==> flow/design.v <==
module datapath(input clk, reset, weCU, buffIRCU, buffAHCU,
                input buffALCU, buffRCU, srcbmuxCU, adrmuxCU,
			       input [1:0] acmuxCU, pcmuxCU,
			       input [2:0] aluopCU,
			       input [7:0] memdata,
			       output [15:0] address,
			       output [7:0] writedata, instrCU,
			       output zeroCU);
wire [7:0]  adrHout, buffIRout, buffAHout, buffALout, srcbmuxout;
wire [7:0]  acout, acmuxout, rout, buffRout, aluout;
wire [15:0] pcout, pcaddout, mdaout, pcmuxout, adrmuxout;
flopr #(8) IR(clk, reset, buffIRout, instrCU);
flopr #(8) adrH(clk, reset, buffAHout, adrHout);
buff buffIR(clk, reset, memdata, buffIRCU, buffIRout);
buff buffadrH(clk, reset, memdata, buffAHCU, buffAHout);
buff buffadrL(clk, reset, memdata, buffALCU, buffALout);
mux3 #(8) acmux(aluout, memdata, rout, acmuxCU, acmuxout);
flopr #(8) AC(clk, reset, acmuxout, acout);
flopr #(8) R(clk, reset, buffRout, rout);
buff buffR(clk, reset, acout, buffRCU, buffRout);
mux2 #(8) srcbmux(rout, 8'b00000001, srcbmuxCU, srcbmuxout);
alu alu(acout, srcbmuxout, aluopCU, aluout, zeroCU);
flopr #(16) PC(clk, reset, pcmuxout, pcout);
mux3 #(16) pcmux(pcout, pcaddout, {adrHout, buffALout}, pcmuxCU, pcmuxout);
adder pcadder(pcout, 16'b000000000000001, pcaddout);
flopr #(16) MDA(clk, reset, {adrHout, buffALout}, mdaout);
mux2 #(16) addressmux(pcout, mdaout, adrmuxCU, adrmuxout);
assign address = adrmuxout;
assign writedata = aluout;
endmodule
module mux2 # (parameter WIDTH = 8)
(input  [WIDTH-1:0] a0, a1,
 input s,
 output [WIDTH-1:0] y);
  assign y = s ? a1 : a0;
endmodule
module mux3 # (parameter WIDTH = 8)
(input  [WIDTH-1:0] a0, a1, a2,
 input  [1:0] s,
 output [WIDTH-1:0] y);
  assign y = s[1] ? a2 : (s[0] ? a1 : a0); 
endmodule
module flopr # (parameter WIDTH = 8)
(input clk, reset,
 input [WIDTH-1:0] d,
 output reg [WIDTH-1:0] q);
 always @ (posedge clk, posedge reset)
   if (reset) q <= 0;
   else q <= d;
endmodule
module buff(input clk, reset, input[7:0] a, input s, output [7:0] y);
  reg [7:0] q;
  assign y = (s == 1) ? a : q;
  always @ (posedge clk, posedge reset)
    if (reset) q <= 0;
    else q <= y;
endmodule
module adder(input [15:0] a, b, output [15:0] y);
assign y = a + b;
endmodule
module alu (a, b, sel, out, zero);
    input [7:0] a,b;
    input [2:0] sel; 
    output reg [7:0] out;
    output reg zero;
    always @ (*) 
    begin 
        case(sel) 
		      3'b000:   
	begin
		out = a; 
		if (out == 0) zero = 1;  
		else zero = 0; 
          end
            3'b001:   
	begin
		out = a+b;  
		if (out == 0)
		 zero = 1;  
		else
		zero = 0;
          end     
            3'b010:   
	begin
		out = a-b;  
		if (out == 0) zero = 1;  
		else zero = 0;
          end 
            3'b011:   
	begin
		out = 0; 
		zero = 1;
          end
			   3'b100:   
	begin
		out = a & b; 
		if (out == 0)
		 zero = 1;  
		else
		zero = 0;
          end
		     3'b101:   
	begin
		out = a | b; 
		if (out == 0) zero = 1;  
		else zero = 0; 
          end
			  3'b110:   
	begin
		out = a ^ b; 
		if (out == 0) zero = 1;  
		else zero = 0; 
          end		 
			  3'b111:   
	begin
		out = ~a; 
		if (out == 0) zero = 1;  
		else zero = 0; 
          end
        endcase
    end
endmodule
module controller(input clk, reset, zflag, 
                  input [7:0] opcode, 
						output buffIR, buffAH, buffAL, buffR, srcbmux, adrmux, we,
			         output [1:0] pcmux, acmux, 
						output [2:0] aluop);
  maindec md(clk, reset, zflag, opcode, buffAL, buffR, buffIR, buffAH, srcbmux, adrmux, we, pcmux, acmux, aluop);
endmodule
module maindec(input clk, reset, zflag, 
               input [7:0] opcode, 
					output buffAL, buffR, buffIR, buffAH, srcbmux, adrmux, we,
			      output [1:0] pcmux, acmux,
					output [2:0] aluop);
  reg [13:0] controls;
  reg [3:0] state, nextstate;
  assign {buffAL, buffAH, buffIR, acmux, buffR, srcbmux, aluop, pcmux, adrmux, we} = controls;
  parameter fetch = 4'b0000;
  parameter decode = 4'b0001;
  parameter getah = 4'b0010;
  parameter getal = 4'b0011;
  parameter loaddata = 4'b0100;
  parameter storedata = 4'b0101;
  parameter jumpinstr = 4'b0110;
  parameter alu = 4'b0111;
  parameter r_to_ac = 4'b1000;
  parameter ac_to_r = 4'b1001;
  parameter ahfetch = 4'b1010;
  parameter pcinc = 4'b1011;
  parameter NOP = 8'h00;
  parameter LDAC = 8'h01;
  parameter STAC = 8'h02;
  parameter MVAC = 8'h03;
  parameter MOVR = 8'h04;
  parameter JUMP = 8'h05;
  parameter JMPZ = 8'h06;
  parameter JPNZ = 8'h07;
  parameter ADD = 8'h08;
  parameter SUB = 8'h09;
  parameter INAC = 8'h0A;
  parameter CLAC = 8'h0B;
  parameter AND = 8'h0C;
  parameter OR = 8'h0D;
  parameter XOR = 8'h0E;
  parameter NOT = 8'h0F;
  always @(posedge clk, posedge reset)
    if (reset)  state <= fetch;
	 else        state <= nextstate;
  always @(*)
  begin  
    case(state)
	   fetch: nextstate <= decode;
		decode: case(opcode)
		          NOP: nextstate <= pcinc;
					 LDAC: nextstate <= ahfetch;
					 STAC: nextstate <= ahfetch;
					 MVAC: nextstate <= ac_to_r;
					 MOVR: nextstate <= r_to_ac;
					 JUMP: nextstate <= ahfetch;
					 JMPZ: nextstate <= ahfetch;
					 JPNZ: nextstate <= ahfetch;
					 default: nextstate <= alu;
				 endcase
		 getah: nextstate <= getal;
		 getal: if (opcode == STAC)      nextstate <= storedata;
		        else if (opcode == LDAC) nextstate <= loaddata;
				  else if ((opcode == JMPZ) & ~zflag) nextstate <= pcinc;
				  else if ((opcode == JPNZ) & zflag)  nextstate <= pcinc;
				  else                     nextstate <= jumpinstr;
		 jumpinstr: nextstate <= fetch;
		 storedata: nextstate <= fetch;
		 loaddata: nextstate <= fetch;
		 ac_to_r: nextstate <= fetch;
		 r_to_ac: nextstate <= fetch;
		 alu: nextstate <= fetch;
		 ahfetch: nextstate <= getah;
		 pcinc: nextstate <= fetch;
		 default: nextstate <= fetch;
	 endcase
  end
  always @(*)
  begin
    case(state)
	   fetch: controls <= 14'b00100000000000;
		decode: controls <= 14'b00000000000000;
		getah: controls <= 14'b01000000000100;
		getal: controls <= 14'b10000000000000;
		storedata: controls <= 14'b00000000000111;
		loaddata: controls <=  14'b00001000000110;
		ac_to_r: controls <= 14'b00000100000100;
		r_to_ac: controls <= 14'b00010000000100;
		jumpinstr: controls <= 14'b00000000001010;
		ahfetch: controls <= 14'b00000000000100;
		pcinc: controls <= 14'b00000000000100;
		alu:
		begin
		  case(opcode)
		    ADD: controls <= 14'b00000000010100;
			 SUB: controls <= 14'b00000000100100;
			 INAC: controls <= 14'b00000010010100;
			 CLAC: controls <= 14'b00000000110100;
			 AND: controls <= 14'b00000001000100;
			 OR: controls <= 14'b00000001010100;
			 XOR: controls <= 14'b00000001100100;
			 NOT: controls <= 14'b00000001110100;
			 default: controls <= 14'b00000000000000;
		  endcase
		end
		default: controls <= 14'b00000000000000;
    endcase
  end
endmodule
module smm(input clk, reset,
           input [7:0] readdata,
           output we, 
			  output [15:0] address,
			  output [7:0] writedata);
wire buffR, buffIR, buffAH, mdamux, buffAL, adrmux, srcbmux;
wire [1:0] pcmux, acmux;
wire [2:0] aluop;
wire [15:0] addr;
wire [7:0] wdata, instr;
wire zero;
datapath dp(clk, reset, we, buffIR, buffAH, buffAL, buffR, srcbmux, adrmux, acmux, pcmux, aluop, readdata, addr, wdata, instr, zero);
controller cu(clk, reset, zero, instr, buffIR, buffAH, buffAL, buffR, srcbmux, adrmux, we, pcmux, acmux, aluop);
assign writedata = wdata;
assign address = addr;
endmodule
# Reports on smm
# Each step is given for the RTL above and for the edited RTL.
# Lines under "orig" count in the file above, lines under "edited" in the edited file.
# "delta" is "edited" less "orig", of the values as shown; "change_rel_pct" is that difference over "orig", in percent.
# Operators carry their Yosys type and port widths (W data, S select, Z words).
# Cell names lack the library's common part.
# Not given: n/a
# inputs
top,smm
clk_port,clk
cell_library,sky130hd
corner,tt_025C_1v80

# The edit
# Unified diff, file above to edited file.
# A script made this edit. It was not meant as an optimisation and need not keep what the design does.
# begin of diff
@@ -235,5 +235,5 @@
            output we, 
 			  output [15:0] address,
-			  output [7:0] writedata);
+			  output [6:0] writedata);
 wire buffR, buffIR, buffAH, mdamux, buffAL, adrmux, srcbmux;
 wire [1:0] pcmux, acmux;
# end of diff

# Word level
# Source: Yosys, flattened and elaborated, memories not mapped. Widths are those after wreduce. Registers that Yosys merges into a memory's read port (data or address) are not register bits. Print and check cells do not count. Equal cells are merged and count once.
# Yosys's memory passes give these memory sizes; they may raise the number of words (mostly to a power of two), join words into wider ones and drop unused or constant bits.
# bits
element,orig,edited,delta,change_rel_pct
regBits,76,76,0,0.00
mem_bits_ro,96,96,0,0.00
mem_count,2,2,0,0.00
inputBits,10,10,0,0.00
output_inout_bits,25,24,-1,-4.00
# op_classes
element,orig,edited,delta,change_rel_pct
add_sub_neg,3,3,0,0.00
eq_ne,22,23,1,4.55
n_mux,24,24,0,0.00
bitwise,7,7,0,0.00
reduce_logical,13,13,0,0.00
# memory_table
element,orig,edited
mem_shapes,16 x 5 bit 1R0W; 8 x 2 bit 1R0W,16 x 5 bit 1R0W; 8 x 2 bit 1R0W
# op_table
cell,orig,edited,delta,change_rel_pct
$ne A3 B1 Y1 const B,0,1,1,n/a
$logic_not A8 Y1,7,7,0,0.00
$mux W1,7,7,0,0.00
$mux W4,5,5,0,0.00
$eq A3 B3 Y1 const B,4,4,0,0.00
$eq A4 B3 Y1 const B,4,4,0,0.00
$eq A4 B4 Y1 const B,4,4,0,0.00
$mux W8,4,4,0,0.00
$mux W16,3,3,0,0.00
$and A1 B1 Y1,2,2,0,0.00
$eq A3 B2 Y1 const B,2,2,0,0.00
$eq A4 B2 Y1 const B,2,2,0,0.00
$eq A8 B3 Y1 const B,2,2,0,0.00
$logic_not A4 Y1,2,2,0,0.00
$add A16 B1 Y16 const B,1,1,0,0.00
$add A8 B8 Y8,1,1,0,0.00
$and A8 B8 Y8,1,1,0,0.00
$eq A3 B1 Y1 const B,1,1,0,0.00
$eq A4 B1 Y1 const B,1,1,0,0.00
$eq A8 B1 Y1 const B,1,1,0,0.00
$eq A8 B2 Y1 const B,1,1,0,0.00
$logic_not A3 Y1,1,1,0,0.00
$logic_not A5 Y1,1,1,0,0.00
$mux W14,1,1,0,0.00
$not A1 Y1,1,1,0,0.00
$not A8 Y8,1,1,0,0.00
$or A8 B8 Y8,1,1,0,0.00
$pmux W1 S8,1,1,0,0.00
# The list need not be complete.

# Logic depth
# Depth = most cells in a row (Yosys ltp): at word level without a register or memory, in the mapped netlist without a sequential cell, where the memories' decode and read muxes count.
# depth
element,orig,edited,delta,change_rel_pct
depth_word,14,14,0,0.00
abc_area,0,0,n/a,n/a
ltp_mapped,14,16,2,14.29
ltp_nobuf,13,14,1,7.69

# Mapped cells and area
# Yosys stat after the flow's synthesis: flattened, memories mapped to cells. It holds for the ABC_AREA given above (unset counts as 0); a run with the other value may have another netlist.
# by_type
type,orig,edited,delta,change_rel_pct
o21ai_0,35,17,-18,-51.43
o21ai_1,3,14,11,366.67
xnor2_1,10,4,-6,-60.00
a211oi_1,4,10,6,150.00
inv_1,31,26,-5,-16.13
mux2i_1,11,6,-5,-45.45
o211ai_1,5,0,-5,-100.00
o211a_1,0,5,5,n/a
nor3_1,18,14,-4,-22.22
nor3b_1,8,4,-4,-50.00
and3_1,6,10,4,66.67
o2bb2ai_1,1,5,4,400.00
mux2_2,47,50,3,6.38
a21oi_1,19,16,-3,-15.79
a221o_1,7,4,-3,-42.86
o22ai_1,6,3,-3,-50.00
a31o_2,3,0,-3,-100.00
o32ai_1,3,0,-3,-100.00
# The list need not be complete.
# synth_totals
element,orig,edited,delta,change_rel_pct
cells,523,529,6,1.15
yosys_area_mm2,0.0048346,0.004991,0.0001564,3.24
sequential_area_mm2,0.0017016,0.0017016,0.0000000,0.00
ffs,68,68,0,0.00
# The figures by module come from a second, unflattened synthesis with its own total; it is not the netlist above.
# hier_totals
element,orig,edited,delta,change_rel_pct
cells_unflattened,610,610,0,0.00
hier_area_mm2,0.0065675,0.0065675,0.0000000,0.00
# Rows give one instance, submodules left out.
# modules_orig
module,instances,cells,mod_area_mm2,seq_area_mm2
alu,1,197,0.0014952,0
buff,4,18,0.0003353,0.0002002
flopr #(WIDTH=8),4,9,0.0002039,0.0002002
flopr #(WIDTH=16),2,17,0.0004041,0.0004004
adder,1,98,0.0007244,0
maindec,1,65,0.0004767,0.0001001
mux3 #(WIDTH=16),1,53,0.0003453,0
mux2 #(WIDTH=16),1,18,0.000249,0
mux3 #(WIDTH=8),1,26,0.0001727,0
mux2 #(WIDTH=8),1,9,0.0001314,0
datapath,1,2,0.0000075,0
controller,1,0,0,0
smm,1,0,0,0
# modules_edited
module,instances,cells,mod_area_mm2,seq_area_mm2
alu,1,197,0.0014952,0
buff,4,18,0.0003353,0.0002002
flopr #(WIDTH=8),4,9,0.0002039,0.0002002
flopr #(WIDTH=16),2,17,0.0004041,0.0004004
adder,1,98,0.0007244,0
maindec,1,65,0.0004767,0.0001001
mux3 #(WIDTH=16),1,53,0.0003453,0
mux2 #(WIDTH=16),1,18,0.000249,0
mux3 #(WIDTH=8),1,26,0.0001727,0
mux2 #(WIDTH=8),1,9,0.0001314,0
datapath,1,2,0.0000075,0
controller,1,0,0,0
smm,1,0,0,0

# Worst setup path after synthesis
# OpenSTA on the mapped netlist: ideal clock, no wires. The path of least setup slack (recovery checks aside). Input and output delay are each 20% of the period. Register names are those of the netlist, which keeps one name where synthesis merged equal registers.
# synth_timing
element,orig,edited,delta,change_rel_pct
path_type,register to output,register to output,n/a,n/a
from,reg (no name shown),reg (no name shown),n/a,n/a
to,out writedata[6],out writedata[6],n/a,n/a
tclk_ps,5000,5000,0,0.00
launch_ps,0,0,0,n/a
t_arrival_ps,3339,3528,189,5.66
slack_ps,661,472,-189,n/a
path_delay_ps,3339,3528,189,5.66
driving_pins,13,13,0,0.00
period_less_setup_slack_ps,4339,4528,189,4.36
# "path_delay_ps" = arrival - input delay + setup time.
# At an output port there is no setup time.
# "driving_pins": output pins that drive a net of the path, with the launching flip-flop's if there is one; two outputs of one cell count as two.
# "period_less_setup_slack_ps" is the clock period less the worst setup slack; recovery checks do not enter. This is arithmetic on one report: input and output delays are still those of the set period (20% each).
# The rows between start and end are the longest chain of elaborated cells between them; the timing report does not say that the signal goes this way. Where chains are equally long, one stands for them.
# Each line given opens the expression or statement behind the cell; cells for indexed reads and writes are added by Yosys, which also makes memories of some case tables.
# synth_between_orig
cell_sequence,dfrtp_1 > or4_4 > nor3_4 > nand3b_1 > nand2_1 > inv_1 > fa_1 > a211oi_1 > o21bai_1 > a21oi_1 > xnor2_1 > o211ai_1 > a21boi_0
elab_chain_len,6
cone_cells,18
lines_between,9
# synth_lines_orig
element,line_no,text
$logic_not A4 Y1,217,case(opcode)
$mux W14,217,
$pmux W14 S10,203,case(state)
$mux W8,35,assign y = s ? a1 : a0;
$sub A8 B8 Y8,85,out = a-b;
$pmux W8 S8,68,case(sel)
"end, declared",237,output [7:0] writedata);
# synth_between_edited
cell_sequence,dfrtp_1 > or4_4 > buf_6 > nor3_4 > nand2_1 > nand2_1 > inv_1 > fa_1 > a211oi_1 > nor2_1 > o311ai_1 > nor2_1 > or3b_1
elab_chain_len,6
cone_cells,18
lines_between,9
# synth_lines_edited
element,line_no,text
$logic_not A4 Y1,217,case(opcode)
$mux W14,217,
$pmux W14 S10,203,case(state)
$mux W8,35,assign y = s ? a1 : a0;
$sub A8 B8 Y8,85,out = a-b;
$pmux W8 S8,68,case(sel)
"end, declared",237,output [6:0] writedata);

# Timing after layout
# From the final timing report of each run of set A: the path of least setup slack in the routed layout; clock arrival at registers is part of the times.
# The path's times are printed in steps of 10 ps; the period is the one set.
# layout_timing
element,orig,edited,delta,change_rel_pct
path_type,register to output,register to output,n/a,n/a
from,reg (no name shown),reg (no name shown),n/a,n/a
to,out writedata[7],out writedata[5],n/a,n/a
tclk_ps,5000,5000,0,0.00
launch_ps,330,320,-10,-3.03
t_arrival_ps,3890,3790,-100,-2.57
slack_ps,110,210,100,n/a
driving_pins,15,13,-2,-13.33
# The rows between start and end are the longest chain of elaborated cells between them; the timing report does not say that the signal goes this way. Where chains are equally long, one stands for them.
# layout_between_orig
cell_sequence,dfrtp_1 > or4_4 > nor3_4 > nand3b_1 > buf_4 > nand2_1 > ha_4 > or4_4 > nor2_2 > or3_1 > a21oi_1 > o32ai_2 > buf_4 > inv_1 > dlygate4sd2_1
elab_chain_len,6
cone_cells,18
lines_between,9
# layout_lines_orig
element,line_no,text
$logic_not A4 Y1,217,case(opcode)
$mux W14,217,
$pmux W14 S10,203,case(state)
$mux W8,35,assign y = s ? a1 : a0;
$sub A8 B8 Y8,85,out = a-b;
$pmux W8 S8,68,case(sel)
"end, declared",237,output [7:0] writedata);
# layout_between_edited
cell_sequence,dfrtp_1 > or4_4 > nor3_4 > nand2_1 > buf_4 > nand2_1 > ha_4 > nor3_1 > a221oi_2 > nor2b_1 > xor2_1 > a221o_1 > clkdlybuf4s50_1
elab_chain_len,6
cone_cells,18
lines_between,9
# layout_lines_edited
element,line_no,text
$logic_not A4 Y1,217,case(opcode)
$mux W14,217,
$pmux W14 S10,203,case(state)
$mux W8,35,assign y = s ? a1 : a0;
$sub A8 B8 Y8,85,out = a-b;
$pmux W8 S8,68,case(sel)
"end, declared",237,output [6:0] writedata);

# Flow runs
# Both versions went through the flow (Yosys, OpenROAD) with the same settings in each pair. Constraints: input delay and output delay 20% of the set period each, output load 0.01 pF.
# flow_settings_set_A
CORE_UTILIZATION,40
PLACE_DENSITY,0.6
period_ns,5.0
CAP_MARGIN,20
CORE_MARGIN,2
SLEW_MARGIN,20
# results_set_A
element,orig,edited,delta,change_rel_pct
ys_area_mm2,0.0048346,0.004991,0.0001564,3.24
die_area_mm2,0.0129823,0.0133876,0.0004053,3.12
finish.stdcell_area_mm2,0.0058969,0.0060933,0.0001964,3.33
finish.utilization_frac,0.495,0.503,0.008,n/a
fin_ws_ps,109,212,103,n/a
tns_ps,0,0,0,n/a
hold_worst_slack_ps,396,400,4,n/a
total_power_mw,4.328,4.015,-0.313,-7.23
achieved_clock_period_ps,4891,4788,-103,-2.11
# flow_settings_set_B
CELL_PAD_IN_SITES_GLOBAL_PLACEMENT,1
CORE_ASPECT_RATIO,1.38
CORE_UTILIZATION,51
CTS_CLUSTER_DIAMETER,349
GPL_TIMING_DRIVEN,0
MAX_ROUTING_LAYER,met4
PLACE_DENSITY,0.7
TNS_END_PERCENT,100
period_ns,3.95
CAP_MARGIN,20
CORE_MARGIN,2
SLEW_MARGIN,20
# results_set_B
element,orig,edited,delta,change_rel_pct
ys_area_mm2,0.0048346,0.004991,0.0001564,3.24
die_area_mm2,0.0102844,0.0106037,0.0003193,3.10
finish.stdcell_area_mm2,0.0063548,0.00647,0.0001152,1.81
finish.utilization_frac,0.692,0.676,-0.016,n/a
fin_ws_ps,-433,-478,-45,n/a
tns_ps,-2017,-1698,319,n/a
hold_worst_slack_ps,405,392,-13,n/a
total_power_mw,6.025,5.532,-0.493,-8.18
achieved_clock_period_ps,4383,4428,45,1.03
# By "achieved_clock_period_ps" is meant the clock period of the run minus its worst setup slack. This is arithmetic on one report: input and output delays are still those of the set period (20% each).
# "total_power_mw" rests on the timing tool's default activity at the inputs, not on a simulated workload.
